==> flow/design.v <==
`timescale 1ns / 1ps
module button_debounce(
    input clk,
    input rst,
    input button_in,
    output reg button_flag
);
    reg [1:0] sync;           
    reg stable_state;         
    reg [19:0] counter;       
    localparam DEBOUNCE_TIME = 20'd125;    
    always @(posedge clk or posedge rst) begin
        if (rst) begin
            sync <= 2'b11;
            stable_state <= 1'b1;
            button_flag <= 1'b0;
            counter <= 20'd0;
        end else begin
            sync[1] <= sync[0];
            sync[0] <= button_in;
            if (sync[0] == sync[1]) begin
                if (sync[0] != stable_state) begin
                    if (counter == DEBOUNCE_TIME) begin
                        stable_state <= sync[0];
                        if (stable_state == 1'b0) begin
                            button_flag <= 1'b1;
                        end
                    end else begin
                        counter <= counter + 1;
                    end
                end else begin
                    counter <= 0;
                    button_flag <= 1'b0;
                end
            end else begin
                counter <= 0;
            end
        end
    end
endmodule
`timescale 1ns / 1ps
    module LCD_display(
        input clk,
        input rst,
        input update,               
        input [3:0] sw_p,
        input [127:0] line1,        
        input [127:0] line2,        
        input flag_counter,
        output reg rs,
        output reg rw,
        output reg en,
        output reg [7:0] data
    );
        reg [3:0] state;
        reg [27:0] delay_counter;
        reg [4:0] char_index;  
        localparam INIT        = 4'd0;
        localparam DISPLAY_ON  = 4'd1;
        localparam CLEAR_ON    = 4'd2;
        localparam SET_CURSOR1 = 4'd3;
        localparam WRITE_LINE1 = 4'd4;
        localparam SET_CURSOR2 = 4'd5;
        localparam WRITE_LINE2 = 4'd6;
        localparam IDLE        = 4'd7;
        localparam CHECK_UPDATE = 4'd8;  
        always @(posedge clk or posedge rst) begin
            if (rst) begin
                rs <= 0; rw <= 0; en <= 0;
                data <= 8'b0;
                state <= INIT;
                delay_counter <= 0;
                char_index <= 0;
            end else begin
                delay_counter <= delay_counter + 1;
                case (state)
                    INIT: begin
                        if (delay_counter <= 5) begin
                            en <= 1; rs <= 0; rw <= 0; data <= 8'b00111000;  
                        end else if (delay_counter < 10) begin
                            en <= 0;
                        end else begin
                            delay_counter <= 0;
                            state <= DISPLAY_ON;
                        end
                    end
                    DISPLAY_ON: begin
                        if (delay_counter <= 5) begin
                            en <= 1; rs <= 0; rw <= 0; data <= 8'b00001100;  
                        end else if (delay_counter < 10) begin
                            en <= 0;
                        end else begin
                            delay_counter <= 0;
                            state <= CLEAR_ON;
                        end
                    end
                    CLEAR_ON: begin
                        if (delay_counter <= 5) begin
                            en <= 1; rs <= 0; rw <= 0; data <= 8'b00000001;  
                        end else if (delay_counter < 10) begin
                            en <= 0;
                        end else begin
                            delay_counter <= 0;
                            state <= SET_CURSOR1;
                        end
                    end
                    SET_CURSOR1: begin
                        if (delay_counter <= 5) begin
                            en <= 1; rs <= 0; rw <= 0; data <= 8'b10000000;  
                        end else if (delay_counter < 10) begin
                            en <= 0;
                        end else begin
                            delay_counter <= 0;
                            state <= WRITE_LINE1;
                        end
                    end
                    WRITE_LINE1: begin
                        if (char_index < 16) begin
                            if (delay_counter <= 5) begin
                                en <= 1; rs <= 1; rw <= 0; data <= (line1 >> (8 * (15 - char_index))) & 8'hFF;  
                            end else if (delay_counter < 10) begin
                                en <= 0;
                            end else begin
                                delay_counter <= 0;
                                char_index <= char_index + 1;
                            end
                        end else begin
                            delay_counter <= 0;
                            char_index <= 0;
                            state <= SET_CURSOR2;
                        end
                    end
                    SET_CURSOR2: begin
                        if (delay_counter <= 5) begin
                            en <= 1; rs <= 0; rw <= 0; data <= 8'b11000000;  
                        end else if (delay_counter < 10) begin
                            en <= 0;
                        end else begin
                            delay_counter <= 0;
                            state <= WRITE_LINE2;
                        end
                    end
                    WRITE_LINE2: begin
                        if (char_index < 16) begin
                            if (delay_counter <= 5) begin
                                en <= 1; rs <= 1; rw <= 0; data <= (line2 >> (8 * (15 - char_index))) & 8'hFF;  
                            end else if (delay_counter < 10) begin
                                en <= 0;
                            end else begin
                                delay_counter <= 0;
                                char_index <= char_index + 1;
                            end
                        end else begin
                            delay_counter <= 0;
                            char_index <= 0;
                            state <= IDLE;
                        end
                    end
                    IDLE: begin
                        en <= 0;
                        if (update || sw_p[0] || sw_p[1] || sw_p[2] || sw_p[3]) begin
                            state <= CHECK_UPDATE;
                            delay_counter <= 0;
                        end
                        else if (!update || !sw_p[0] || !sw_p[2] || !sw_p[3]) begin
                            state <= CHECK_UPDATE;
                            delay_counter <= 0;
                        end
                    end
                    CHECK_UPDATE: begin
                       if(delay_counter >= 1250) begin
                         state <= CLEAR_ON;
                         delay_counter <= 0;
                        end
                    end
                endcase
            end
        end
    endmodule
`timescale 1ns / 1ps
module top_button_handler(
    input wire clk,
    input wire rst,
    input wire [3:0] btn,                
    input wire [3:0] sw_p,               
    input wire sw_au,                    
    input wire update_money,
    output reg [3:0] seg_0_data,         
    output reg [3:0] seg_1_data,         
    output reg [3:0] seg_2_data,         
    output reg [3:0] seg_3_data,          
    output wire rs, rw, en,
    output reg [3:0] led,
    output wire [7:0] data
);
    localparam SHOW_TIME = 62500;        
    localparam SHOW_STEP = 12500;        
    reg [7:0] product_count_ready[4:0];  
    reg [7:0] money;                
    reg [7:0] price[4:0];               
    reg [7:0] price_to_pay;                
    reg [7:0] unit;                
    reg [7:0] dozen;                
    reg [7:0] product_count_current;       
    reg [7:0] selected_product;            
    reg [3:0] flag_led;
    integer i;                           
    reg [127:0] lcd_line1;               
    reg [127:0] lcd_line2;                
    reg [31:0] counter;
    reg [1:0] flag_counter;
    reg [7:0] count_down;
    reg [7:0] pcc_n;                     
    reg [7:0] ptp_n;                     
    reg [7:0] unit_n;
    reg [7:0] dozen_n;
    reg [7:0] pcr_n;                     
    wire btn0_flag, btn1_flag, btn2_flag, btn3_flag;
    button_debounce db0 (.clk(clk), .rst(rst), .button_in(btn[0]), .button_flag(btn0_flag));
    button_debounce db1 (.clk(clk), .rst(rst), .button_in(btn[1]), .button_flag(btn1_flag));
    button_debounce db2 (.clk(clk), .rst(rst), .button_in(btn[2]), .button_flag(btn2_flag));
    button_debounce db3 (.clk(clk), .rst(rst), .button_in(btn[3]), .button_flag(btn3_flag));
    LCD_display lcd_inst (
        .clk(clk),
        .rst(rst),
        .line1(lcd_line1),
        .line2(lcd_line2),
        .rs(rs),
        .rw(rw),
        .en(en),
        .data(data),
        .update(sw_au),
        .sw_p(sw_p),
        .flag_counter(flag_counter[0])
    );
    always @(posedge clk) begin
        case (sw_p)
            4'b0001: begin
                selected_product <= 8'd0;  
                flag_led <= 4'b0001;
            end
            4'b0010: begin
                selected_product <= 8'd1;  
                flag_led <= 4'b0010;
            end
            4'b0100: begin
                selected_product <= 8'd2;  
                flag_led <= 4'b0100;
            end
            4'b1000: begin
                selected_product <= 8'd3;  
                flag_led <= 4'b1000;
            end
            4'b0000: begin
                selected_product <= 8'd4;
                flag_led <= 4'b0000;
            end
            default: begin
                selected_product <= 8'd5;  
                flag_led <= 4'b0000;
            end
        endcase
    end
    always @(posedge clk or posedge rst) begin
        if (rst) begin
            money <= 8'd0;
            price[0] <= 8'd0;  
            price[1] <= 8'd0;  
            price[2] <= 8'd0;  
            price[3] <= 8'd0;  
            price[4] <= 8'd0;  
            counter <= 32'd0;
            flag_counter <= 2'd0;
            product_count_current <= 8'd0;
            price_to_pay <= 8'd0;
            count_down <= 8'd0;
            unit <= 8'd0;
            dozen <= 8'd0;
            for (i = 0; i <= 4; i = i + 1) begin
                product_count_ready[i] <= 8'd0;  
            end
            lcd_line1 <= 128'd0;
            lcd_line2 <= 128'd0;
            seg_0_data <= 4'd0;
            seg_1_data <= 4'd0;
            seg_2_data <= 4'd0;
            seg_3_data <= 4'd0;
            led <= 4'd0;
            pcc_n = 8'd0;
            ptp_n = 8'd0;
            unit_n = 8'd0;
            dozen_n = 8'd0;
            pcr_n = 8'd0;
        end else begin
            pcc_n = product_count_current;
            ptp_n = price_to_pay;
            unit_n = unit;
            dozen_n = dozen;
            pcr_n = 8'd0;
            seg_0_data <= money % 10;
            seg_1_data <= (money / 10) % 10;
            seg_2_data <= (money / 100) % 10;
            seg_3_data <= (money / 1000) % 10;
            if (sw_au == 0) begin
                if (selected_product != 4 && selected_product != 5) begin
                    pcr_n = product_count_ready[selected_product];
                    if(flag_counter == 1) begin
                         lcd_line1 <= {8'h20, 8'h20, 8'h20, 8'h20, 8'h53, 8'h55, 8'h43, 8'h43, 8'h45, 8'h53, 8'h53, 8'h21, 8'h20, 8'h20, 8'h20, 8'h20};
                         lcd_line2 <= {8'h20, 8'h20, 8'h20, 8'h20, 8'h20, 8'h20, 8'h20, 8'h36 - count_down, 8'h20, 8'h20, 8'h20, 8'h20, 8'h20, 8'h20, 8'h20, 8'h20};
                         if(counter < SHOW_TIME) begin
                            if (counter % SHOW_STEP == 0) begin
                                count_down <= count_down + 1;
                                if (led != 4'b0000)
                                    led <= 4'b0000;
                                else led <= flag_led;
                            end
                            counter <= counter + 1;
                         end else begin
                            counter <= 0;
                            flag_counter <= 0;
                            count_down <= 0;
                            led <= 4'b0000;
                         end
                    end else if (flag_counter == 2) begin
                        lcd_line1 <= {8'h4E, 8'h4F, 8'h54, 8'h20, 8'h45, 8'h4E, 8'h4F, 8'h55, 8'h47, 8'h48, 8'h20, 8'h4D, 8'h4F, 8'h4E, 8'h45, 8'h59};
                        lcd_line2 <= {8'h20, 8'h20, 8'h20, 8'h20, 8'h20, 8'h20, 8'h20, 8'h36 - count_down, 8'h20, 8'h20, 8'h20, 8'h20, 8'h20, 8'h20, 8'h20, 8'h20};
                        if(counter < SHOW_TIME) begin
                             if (counter % SHOW_STEP == 0)
                               count_down <= count_down + 1;
                            counter <= counter + 1;
                         end else begin
                            counter <= 0;
                            flag_counter <= 0;
                            count_down <= 0;
                         end
                       end
                    if (btn0_flag) begin
                        if (pcc_n < 9 && pcc_n < pcr_n)
                            pcc_n = pcc_n + 1;
                        ptp_n = price[selected_product] * pcc_n;
                        unit_n = ptp_n % 10;
                        dozen_n = ptp_n / 10;
                    end
                    if (btn1_flag) begin
                        if (pcc_n > 0)
                            pcc_n = pcc_n - 1;
                        ptp_n = price[selected_product] * pcc_n;
                        unit_n = ptp_n % 10;
                        dozen_n = ptp_n / 10;
                    end
                    if (btn2_flag && pcr_n > 0) begin
                         if (money >= ptp_n && pcc_n > 0) begin
                             money <= money - ptp_n;
                             pcr_n = pcr_n - pcc_n;
                             product_count_ready[selected_product] <= pcr_n;
                             pcc_n = 0;
                             ptp_n = 0;
                             unit_n = 0;
                             dozen_n = 0;
                             flag_counter <= 1;
                         end
                         else if (pcc_n > 0) flag_counter <= 2;
                    end
                    if (flag_counter == 0) begin
                        lcd_line1 <= {8'h52, 8'h65, 8'h61, 8'h64, 8'h79, 8'h3A, 8'h30 + pcr_n,   
                                     8'h20, 8'h50, 8'h72, 8'h69, 8'h63, 8'h65, 8'h3A, 8'h30 + price[selected_product], 8'h20};   
                        if (ptp_n < 10) begin
                            lcd_line2 <= {8'h43, 8'h6F, 8'h75, 8'h6E, 8'h74, 8'h3A, 8'h30 + pcc_n,   
                                        8'h20, 8'h50, 8'h72, 8'h69, 8'h63, 8'h65, 8'h3A, 8'h30 + ptp_n, 8'h20};   
                        end
                        else begin
                            lcd_line2 <= {8'h43, 8'h6F, 8'h75, 8'h6E, 8'h74, 8'h3A, 8'h30 + pcc_n,   
                                        8'h20, 8'h50, 8'h72, 8'h69, 8'h63, 8'h65, 8'h3A, 8'h30 + dozen_n , 8'h30 + unit_n};   
                        end
                    end
                end
                else if(selected_product == 4) begin  
                    if (btn0_flag && money < 9995) money <= money + 5;
                    if (btn1_flag && money < 9990) money <= money + 10;
                    if (btn2_flag) money <= 0;
                    lcd_line1 <= {8'h50, 8'h31, 8'h3A, 8'h30 + price[0], 8'h24, 8'h5F, 8'h30 + product_count_ready[0],  
                                 8'h20, 8'h20,
                                 8'h50, 8'h32, 8'h3A, 8'h30 + price[1], 8'h24, 8'h5F, 8'h30 + product_count_ready[1]};   
                    lcd_line2 <= {8'h50, 8'h33, 8'h3A, 8'h30 + price[2], 8'h24, 8'h5F, 8'h30 + product_count_ready[2],  
                                 8'h20, 8'h20,
                                 8'h50, 8'h34, 8'h3A, 8'h30 + price[3], 8'h24, 8'h5F, 8'h30 + product_count_ready[3]};   
                end
                else if(selected_product == 5) begin  
                    lcd_line1 <= {8'h4F, 8'h4E, 8'h4C, 8'h59, 8'h5F, 8'h31, 8'h5F, 8'h53, 8'h57, 8'h49, 8'h54, 8'h43, 8'h48, 8'h5F, 8'h4F, 8'h4E};
                    lcd_line2 <= {8'h20, 8'h20, 8'h20, 8'h20, 8'h20, 8'h20, 8'h20,
                                 8'h20, 8'h20, 8'h20, 8'h20, 8'h20, 8'h20, 8'h20, 8'h20, 8'h20};
                end
            end else begin
                 pcc_n = 8'd0;
                 ptp_n = 8'd0;
                if (selected_product != 4 && selected_product != 5) begin
                    if (btn0_flag) begin
                        if (price[selected_product] < 9)
                            price[selected_product] <= price[selected_product] + 1;
                    end
                    else if (btn1_flag) begin
                         if (price[selected_product] > 1)
                            price[selected_product] <= price[selected_product] - 1;
                    end
                    else if (btn2_flag) begin
                        if (product_count_ready[selected_product] < 9) begin
                            product_count_ready[selected_product] <= product_count_ready[selected_product] + 1;
                        end
                    end
                    else if (btn3_flag) begin
                        price[selected_product] <= 0;
                        product_count_ready[selected_product] <= 0;
                    end
                    lcd_line1 <= {8'h20, 8'h20, 8'h41, 8'h44, 8'h4D, 8'h49, 8'h4E, 8'h20, 8'h4D, 8'h4F, 8'h44, 8'h45, 8'h20, 8'h31 + selected_product, 8'h20, 8'h20};
                    lcd_line2 <= {8'h50, 8'h72, 8'h69, 8'h63, 8'h65, 8'h3A, 8'h30 + price[selected_product], 8'h24,  
                                  8'h20, 8'h20, 8'h20,  
                                  8'h4E, 8'h75, 8'h6D, 8'h3A, 8'h30 + product_count_ready[selected_product]};  
                end
                 else begin
                     lcd_line1 <= {8'h20, 8'h20, 8'h41, 8'h44, 8'h4D, 8'h49, 8'h4E,
                                   8'h20, 8'h4D, 8'h4F, 8'h44, 8'h45, 8'h20, 8'h20, 8'h20, 8'h20};
                     lcd_line2 <= {8'h20, 8'h20, 8'h20, 8'h20, 8'h20, 8'h20, 8'h20,
                                   8'h20, 8'h20, 8'h20, 8'h20, 8'h20, 8'h20, 8'h20, 8'h20, 8'h20};
                 end
            end
            product_count_current <= pcc_n;
            price_to_pay <= ptp_n;
            unit <= unit_n;
            dozen <= dozen_n;
        end
    end
endmodule
Step by step through the tools: top_button_handler
The steps from the RTL of top_button_handler to its reports follow in flow order.
Lines are those of the file above, counted from 1.
Operators carry their Yosys type and port widths (W data, S select, Z words).
A cell with -- has no value.
- top: top_button_handler
- clock: clk
- standard-cell library: sky130hd
- library corner: tt_025C_1v80

Elaborated design
Yosys after proc, flatten, opt, wreduce and memory -nomap, before mapping. Print and check cells are not counted.
- flip-flop bits (word level) at 589
- latch bits at 0
- RAM bits at 0
- noted ROM bits: 0
- clocked read ports x word width at 0
- memories: 0
- output and inout port bits: 31
- noted word-level cells: 601
- noted add/subtract/negate cells: 36
- multipliers: 2
- noted div/mod/pow operators: 12
- $lt $le $gt $ge: 17
- noted equal/unequal tests: 100
- shift operators at 2
- noted multiplexer cells: 300
- bitwise operators: 1
- noted reduce/logical cells: 81
- operators with widths (operator ; count):
    $mux W128 ; 14
    $mux W8 ; 204
    $mod A32 B14 Y32 const B ; 1
    $mod A32 B4 Y32 const B ; 3
    $div A8 B4 Y32 const B ; 3
    $mod A8 B4 Y32 const B ; 3
    $shr A128 B32 Y8 ; 2
    $div A8 B10 Y32 const B ; 1
    $mux W20 ; 12
    $div A8 B7 Y32 const B ; 1
    $mux W28 ; 6
    $add A6 B8 Y8 const A ; 16
    $mul A8 B8 Y8 ; 2
    $mux W127 ; 1
    $pmux W28 S4 ; 1
    $mux W32 ; 3
    $add A20 B1 Y20 const B ; 4
    $eq A20 B7 Y1 const B ; 4
    $pmux W8 S5 ; 2
    $mux W4 ; 18
    $ne A2 B2 Y1 const B ; 35
    $reduce_and A10 Y1 ; 6
    $pmux W8 S7 ; 1
    $ne A3 B3 Y1 const B ; 16
    $reduce_and A9 Y1 ; 5
    $pmux W4 S9 ; 1
    $reduce_bool A2 Y1 ; 16
    $add A32 B1 Y32 const B ; 1
Not listed: further kinds 63, cells in them 169.

Depth
Longest topological path by Yosys (ltp), each cell counted once; first at word level (registers and memories cut), then after technology mapping (sequential cells cut; the memories' decode and read muxes count).
- noted depth after elaboration: 33
- noted ABC_AREA: 0
- noted mapped depth: 80
- gate-level depth less buffers: 67

Mapped cells and area
The flow's flattened synthesis, as Yosys stat reports it; memories are mapped. The netlist is that of the ABC_AREA named above (0 if unset); the other value can give another one.
- cell types (cell ; count ; area in all (um^2)):
    sky130_fd_sc_hd__dfrtp_1 ; 453 ; 1.13E+04
    sky130_fd_sc_hd__nor2_1 ; 547 ; 2.05E+03
    sky130_fd_sc_hd__nand2_1 ; 484 ; 1.82E+03
    sky130_fd_sc_hd__xnor2_1 ; 202 ; 1.77E+03
    sky130_fd_sc_hd__ha_1 ; 122 ; 1.53E+03
    sky130_fd_sc_hd__a21oi_1 ; 301 ; 1.51E+03
    sky130_fd_sc_hd__o21ai_0 ; 281 ; 1.41E+03
    sky130_fd_sc_hd__xor2_1 ; 130 ; 1.14E+03
    sky130_fd_sc_hd__mux2i_1 ; 104 ; 1.04E+03
    sky130_fd_sc_hd__clkbuf_1 ; 205 ; 769.488
    sky130_fd_sc_hd__mux2_2 ; 67 ; 754.474
    sky130_fd_sc_hd__inv_1 ; 173 ; 649.373
    sky130_fd_sc_hd__nand3_1 ; 125 ; 625.6
    sky130_fd_sc_hd__fa_1 ; 26 ; 520.499
    sky130_fd_sc_hd__nor3_1 ; 90 ; 450.432
    sky130_fd_sc_hd__o211ai_1 ; 56 ; 420.403
    sky130_fd_sc_hd__a21o_1 ; 55 ; 412.896
    sky130_fd_sc_hd__a31oi_1 ; 64 ; 400.384
Not listed: further types 128, cells in them 1157.
- cells in the netlist: 4642
- mapped area at 38245.4 um^2
- noted flip-flop cells: 474
- noted buffer cells: 257
The figures by module come from a second, unflattened synthesis with its own total; it is not the netlist above.
- cells (unflattened synthesis): 4888
- noted area (unflattened synthesis): 41110.7 um^2
Each row is one instance without its submodules.
- by module (module ; times used ; cells ; area (um^2) ; seq. area (um^2)):
    top_button_handler ; 1 ; 3921 ; 31179.9 ; 8097.8
    button_debounce ; 4 ; 127 ; 1287.5 ; 604.3
    LCD_display ; 1 ; 459 ; 4780.8 ; 1302.5

Worst setup path after synthesis
Source: OpenSTA report_checks on the synthesized netlist (no wires, ideal clock, input and output delay 20% of the period each), path of least setup slack; recovery checks are left aside. Register names are those of the netlist, which keeps one name where synthesis merged equal registers.
- path type: reg-to-reg
- start point: register counter[29]
- end point: register count_down[4]
- period at 22.0 ns
- arrival time: 17.814 ns
- setup slack: 4.108 ns
- path delay: 17.892 ns
- noted driving pins on the path: 74
- buffers on the path at 10
- noted period reached after synthesis: 17.892 ns
"path delay" = arrival - input delay + setup time.
"driving pins on the path" counts driving pins, that of a launching flip-flop among them; a cell with two outputs on the path counts twice.
"period reached after synthesis" = period - worst setup slack (recovery checks aside). The figure is calculated, with input and output delays left at 20% of the set period.
The rows between start and end are the longest chain of elaborated cells between them; the timing report does not say that the signal goes this way. Where chains are equally long, one stands for them.
Each line given opens the expression or statement behind the cell; cells for indexed reads and writes are added by Yosys, which also makes memories of some case tables.
At most two assigning lines are given for a register; there are more.
- path through: sky130_fd_sc_hd__dfrtp_1 sky130_fd_sc_hd__buf_2 sky130_fd_sc_hd__nor4_4 sky130_fd_sc_hd__o21a_1 sky130_fd_sc_hd__buf_4 sky130_fd_sc_hd__o211a_4 sky130_fd_sc_hd__nand4_4 sky130_fd_sc_hd__a211oi_2 sky130_fd_sc_hd__mux2_2 sky130_fd_sc_hd__o211ai_2 sky130_fd_sc_hd__buf_4 sky130_fd_sc_hd__o21ai_2 sky130_fd_sc_hd__mux2_2 sky130_fd_sc_hd__o31ai_4 sky130_fd_sc_hd__o21ai_2 sky130_fd_sc_hd__or3_1 sky130_fd_sc_hd__and3_1 sky130_fd_sc_hd__a31oi_2 [38 not listed] sky130_fd_sc_hd__mux2_2 sky130_fd_sc_hd__o31ai_2 sky130_fd_sc_hd__o21ai_1 sky130_fd_sc_hd__a31oi_1 sky130_fd_sc_hd__xnor2_1 sky130_fd_sc_hd__a31oi_2 sky130_fd_sc_hd__nor2_1 sky130_fd_sc_hd__a21oi_2 sky130_fd_sc_hd__mux2i_1 sky130_fd_sc_hd__xnor2_1 sky130_fd_sc_hd__a2111o_1 sky130_fd_sc_hd__o22a_1 sky130_fd_sc_hd__o22ai_1 sky130_fd_sc_hd__o2111a_2 sky130_fd_sc_hd__a21oi_1 sky130_fd_sc_hd__buf_6 sky130_fd_sc_hd__or4_1 sky130_fd_sc_hd__a21oi_1
- cells in the longest elaborated chain: 6
- RTL lines, path post-synthesis (what ; line ; source):
    from (decl) ; 210 ; reg [31:0] counter;
    from (assign) ; 317 ; counter <= counter + 1;
    from (assign) ; 330 ; counter <= counter + 1;
    $mod A32 B14 Y32 ; 328 ; if (counter % SHOW_STEP == 0)
    $logic_not A32 Y1 ; 328 ;
    $mux W8 ; 328 ;
    $mux W8 ; 327 ; if(counter < SHOW_TIME) begin
    $mux W8 ; 324 ; end else if (flag_counter == 2) begin
    $mux W8 ; 307 ; if(flag_counter == 1) begin
    to (assign) ; 312 ; count_down <= count_down + 1;
    to (assign) ; 329 ; count_down <= count_down + 1;
    to (decl) ; 212 ; reg [7:0] count_down;

Timing after layout
Path of least setup slack in the final report of run 1 (OpenROAD, finished layout, wires in). Where an end is a register, its clock arrival counts in the times.
- path type: reg-to-reg
- start point: register counter[29]
- end point: register count_down[4]
- period at 32.1 ns
- arrival time: 23.09 ns
- setup slack: 9.54 ns
- noted driving pins on the path: 69
- buffers on the path at 5
The rows between start and end are the longest chain of elaborated cells between them; the timing report does not say that the signal goes this way. Where chains are equally long, one stands for them.
At most two assigning lines are given for a register; there are more.
- path through: sky130_fd_sc_hd__dfrtp_1 sky130_fd_sc_hd__buf_2 sky130_fd_sc_hd__nor4_4 sky130_fd_sc_hd__a211oi_1 sky130_fd_sc_hd__a21oi_1 sky130_fd_sc_hd__nand3_1 sky130_fd_sc_hd__a211oi_2 sky130_fd_sc_hd__mux2_2 sky130_fd_sc_hd__o211ai_2 sky130_fd_sc_hd__buf_4 sky130_fd_sc_hd__o21ai_2 sky130_fd_sc_hd__mux2_2 sky130_fd_sc_hd__o31ai_4 sky130_fd_sc_hd__o221ai_1 sky130_fd_sc_hd__a22oi_1 sky130_fd_sc_hd__nor2_1 sky130_fd_sc_hd__clkbuf_1 sky130_fd_sc_hd__a211oi_1 [33 not listed] sky130_fd_sc_hd__mux2i_1 sky130_fd_sc_hd__nand3_1 sky130_fd_sc_hd__o21ai_2 sky130_fd_sc_hd__inv_2 sky130_fd_sc_hd__nor2_1 sky130_fd_sc_hd__a31oi_2 sky130_fd_sc_hd__nor2_1 sky130_fd_sc_hd__a21o_1 sky130_fd_sc_hd__mux2i_1 sky130_fd_sc_hd__a221oi_2 sky130_fd_sc_hd__a2111o_1 sky130_fd_sc_hd__a21oi_1 sky130_fd_sc_hd__o22a_1 sky130_fd_sc_hd__o2111a_1 sky130_fd_sc_hd__a21oi_1 sky130_fd_sc_hd__buf_6 sky130_fd_sc_hd__or4_1 sky130_fd_sc_hd__a21oi_1
- cells in the longest elaborated chain: 6
- RTL lines, path after layout (what ; line ; source):
    from (decl) ; 210 ; reg [31:0] counter;
    from (assign) ; 317 ; counter <= counter + 1;
    from (assign) ; 330 ; counter <= counter + 1;
    $mod A32 B14 Y32 ; 328 ; if (counter % SHOW_STEP == 0)
    $logic_not A32 Y1 ; 328 ;
    $mux W8 ; 328 ;
    $mux W8 ; 327 ; if(counter < SHOW_TIME) begin
    $mux W8 ; 324 ; end else if (flag_counter == 2) begin
    $mux W8 ; 307 ; if(flag_counter == 1) begin
    to (assign) ; 312 ; count_down <= count_down + 1;
    to (assign) ; 329 ; count_down <= count_down + 1;
    to (decl) ; 212 ; reg [7:0] count_down;

Settings and measured results of 3 stored flow runs for module top_button_handler (sky130hd), not sorted in any way. The constraints put input and output delay at 20% of the set period each and load the outputs with 0.01 pF.

Run 1
Settings were ABC_AREA = 0; CAP_MARGIN = 5; CELL_PAD_IN_SITES_DETAIL_PLACEMENT = 1; CELL_PAD_IN_SITES_GLOBAL_PLACEMENT = 0; CORE_ASPECT_RATIO = 0.83; CORE_MARGIN = 3; CORE_UTILIZATION = 31; CTS_CLUSTER_SIZE = 13; GPL_ROUTABILITY_DRIVEN = 1; GPL_TIMING_DRIVEN = 0; HOLD_SLACK_MARGIN = 0.02; MAX_ROUTING_LAYER = met4; MIN_ROUTING_LAYER = met1; PLACE_DENSITY_LB_ADDON = 0.13; SETUP_SLACK_MARGIN = 2.14; TNS_END_PERCENT = 70; period_ns = 32.1; SLEW_MARGIN = 20
- noted the synthesized cell area: 38,245.4 um^2
- noted the die outline area: 127,642.0 um^2
- noted the area of the standard cells in the finished layout: 42,688.4 um^2
- smallest setup slack: 9.537 ns
- noted the worst hold slack in the final report: 0.381 ns

Run 2
Settings were ABC_AREA = 1; CAP_MARGIN = 20; CELL_PAD_IN_SITES_GLOBAL_PLACEMENT = 2; CORE_MARGIN = 5; CORE_UTILIZATION = 39; CTS_CLUSTER_DIAMETER = 282; GPL_ROUTABILITY_DRIVEN = 1; MIN_ROUTING_LAYER = met2; PLACE_DENSITY = 0.57; SETUP_SLACK_MARGIN = -1.22; TNS_END_PERCENT = 40; period_ns = 14.1; SLEW_MARGIN = 20
- noted the synthesized cell area: 38,275.5 um^2
- noted the die outline area: 104,507.0 um^2
- noted the area of the standard cells in the finished layout: 47,579.4 um^2
- smallest setup slack: -1.477 ns
- noted the worst hold slack in the final report: 0.381 ns

Run 3
Settings were ABC_AREA = 0; CAP_MARGIN = 10; CELL_PAD_IN_SITES_DETAIL_PLACEMENT = 1; CELL_PAD_IN_SITES_GLOBAL_PLACEMENT = 0; CORE_ASPECT_RATIO = 0.83; CORE_MARGIN = 3; CORE_UTILIZATION = 31; CTS_CLUSTER_SIZE = 30; GPL_ROUTABILITY_DRIVEN = 1; GPL_TIMING_DRIVEN = 0; HOLD_SLACK_MARGIN = 0.02; MAX_ROUTING_LAYER = met4; MIN_ROUTING_LAYER = met1; PLACE_DENSITY_LB_ADDON = 0.13; SETUP_SLACK_MARGIN = 2.14; TNS_END_PERCENT = 70; period_ns = 32.1; SLEW_MARGIN = 20
- noted the synthesized cell area: 38,245.4 um^2
- noted the die outline area: 127,642.0 um^2
- noted the area of the standard cells in the finished layout: 42,627.1 um^2
- smallest setup slack: 9.490 ns
- noted the worst hold slack in the final report: 0.381 ns
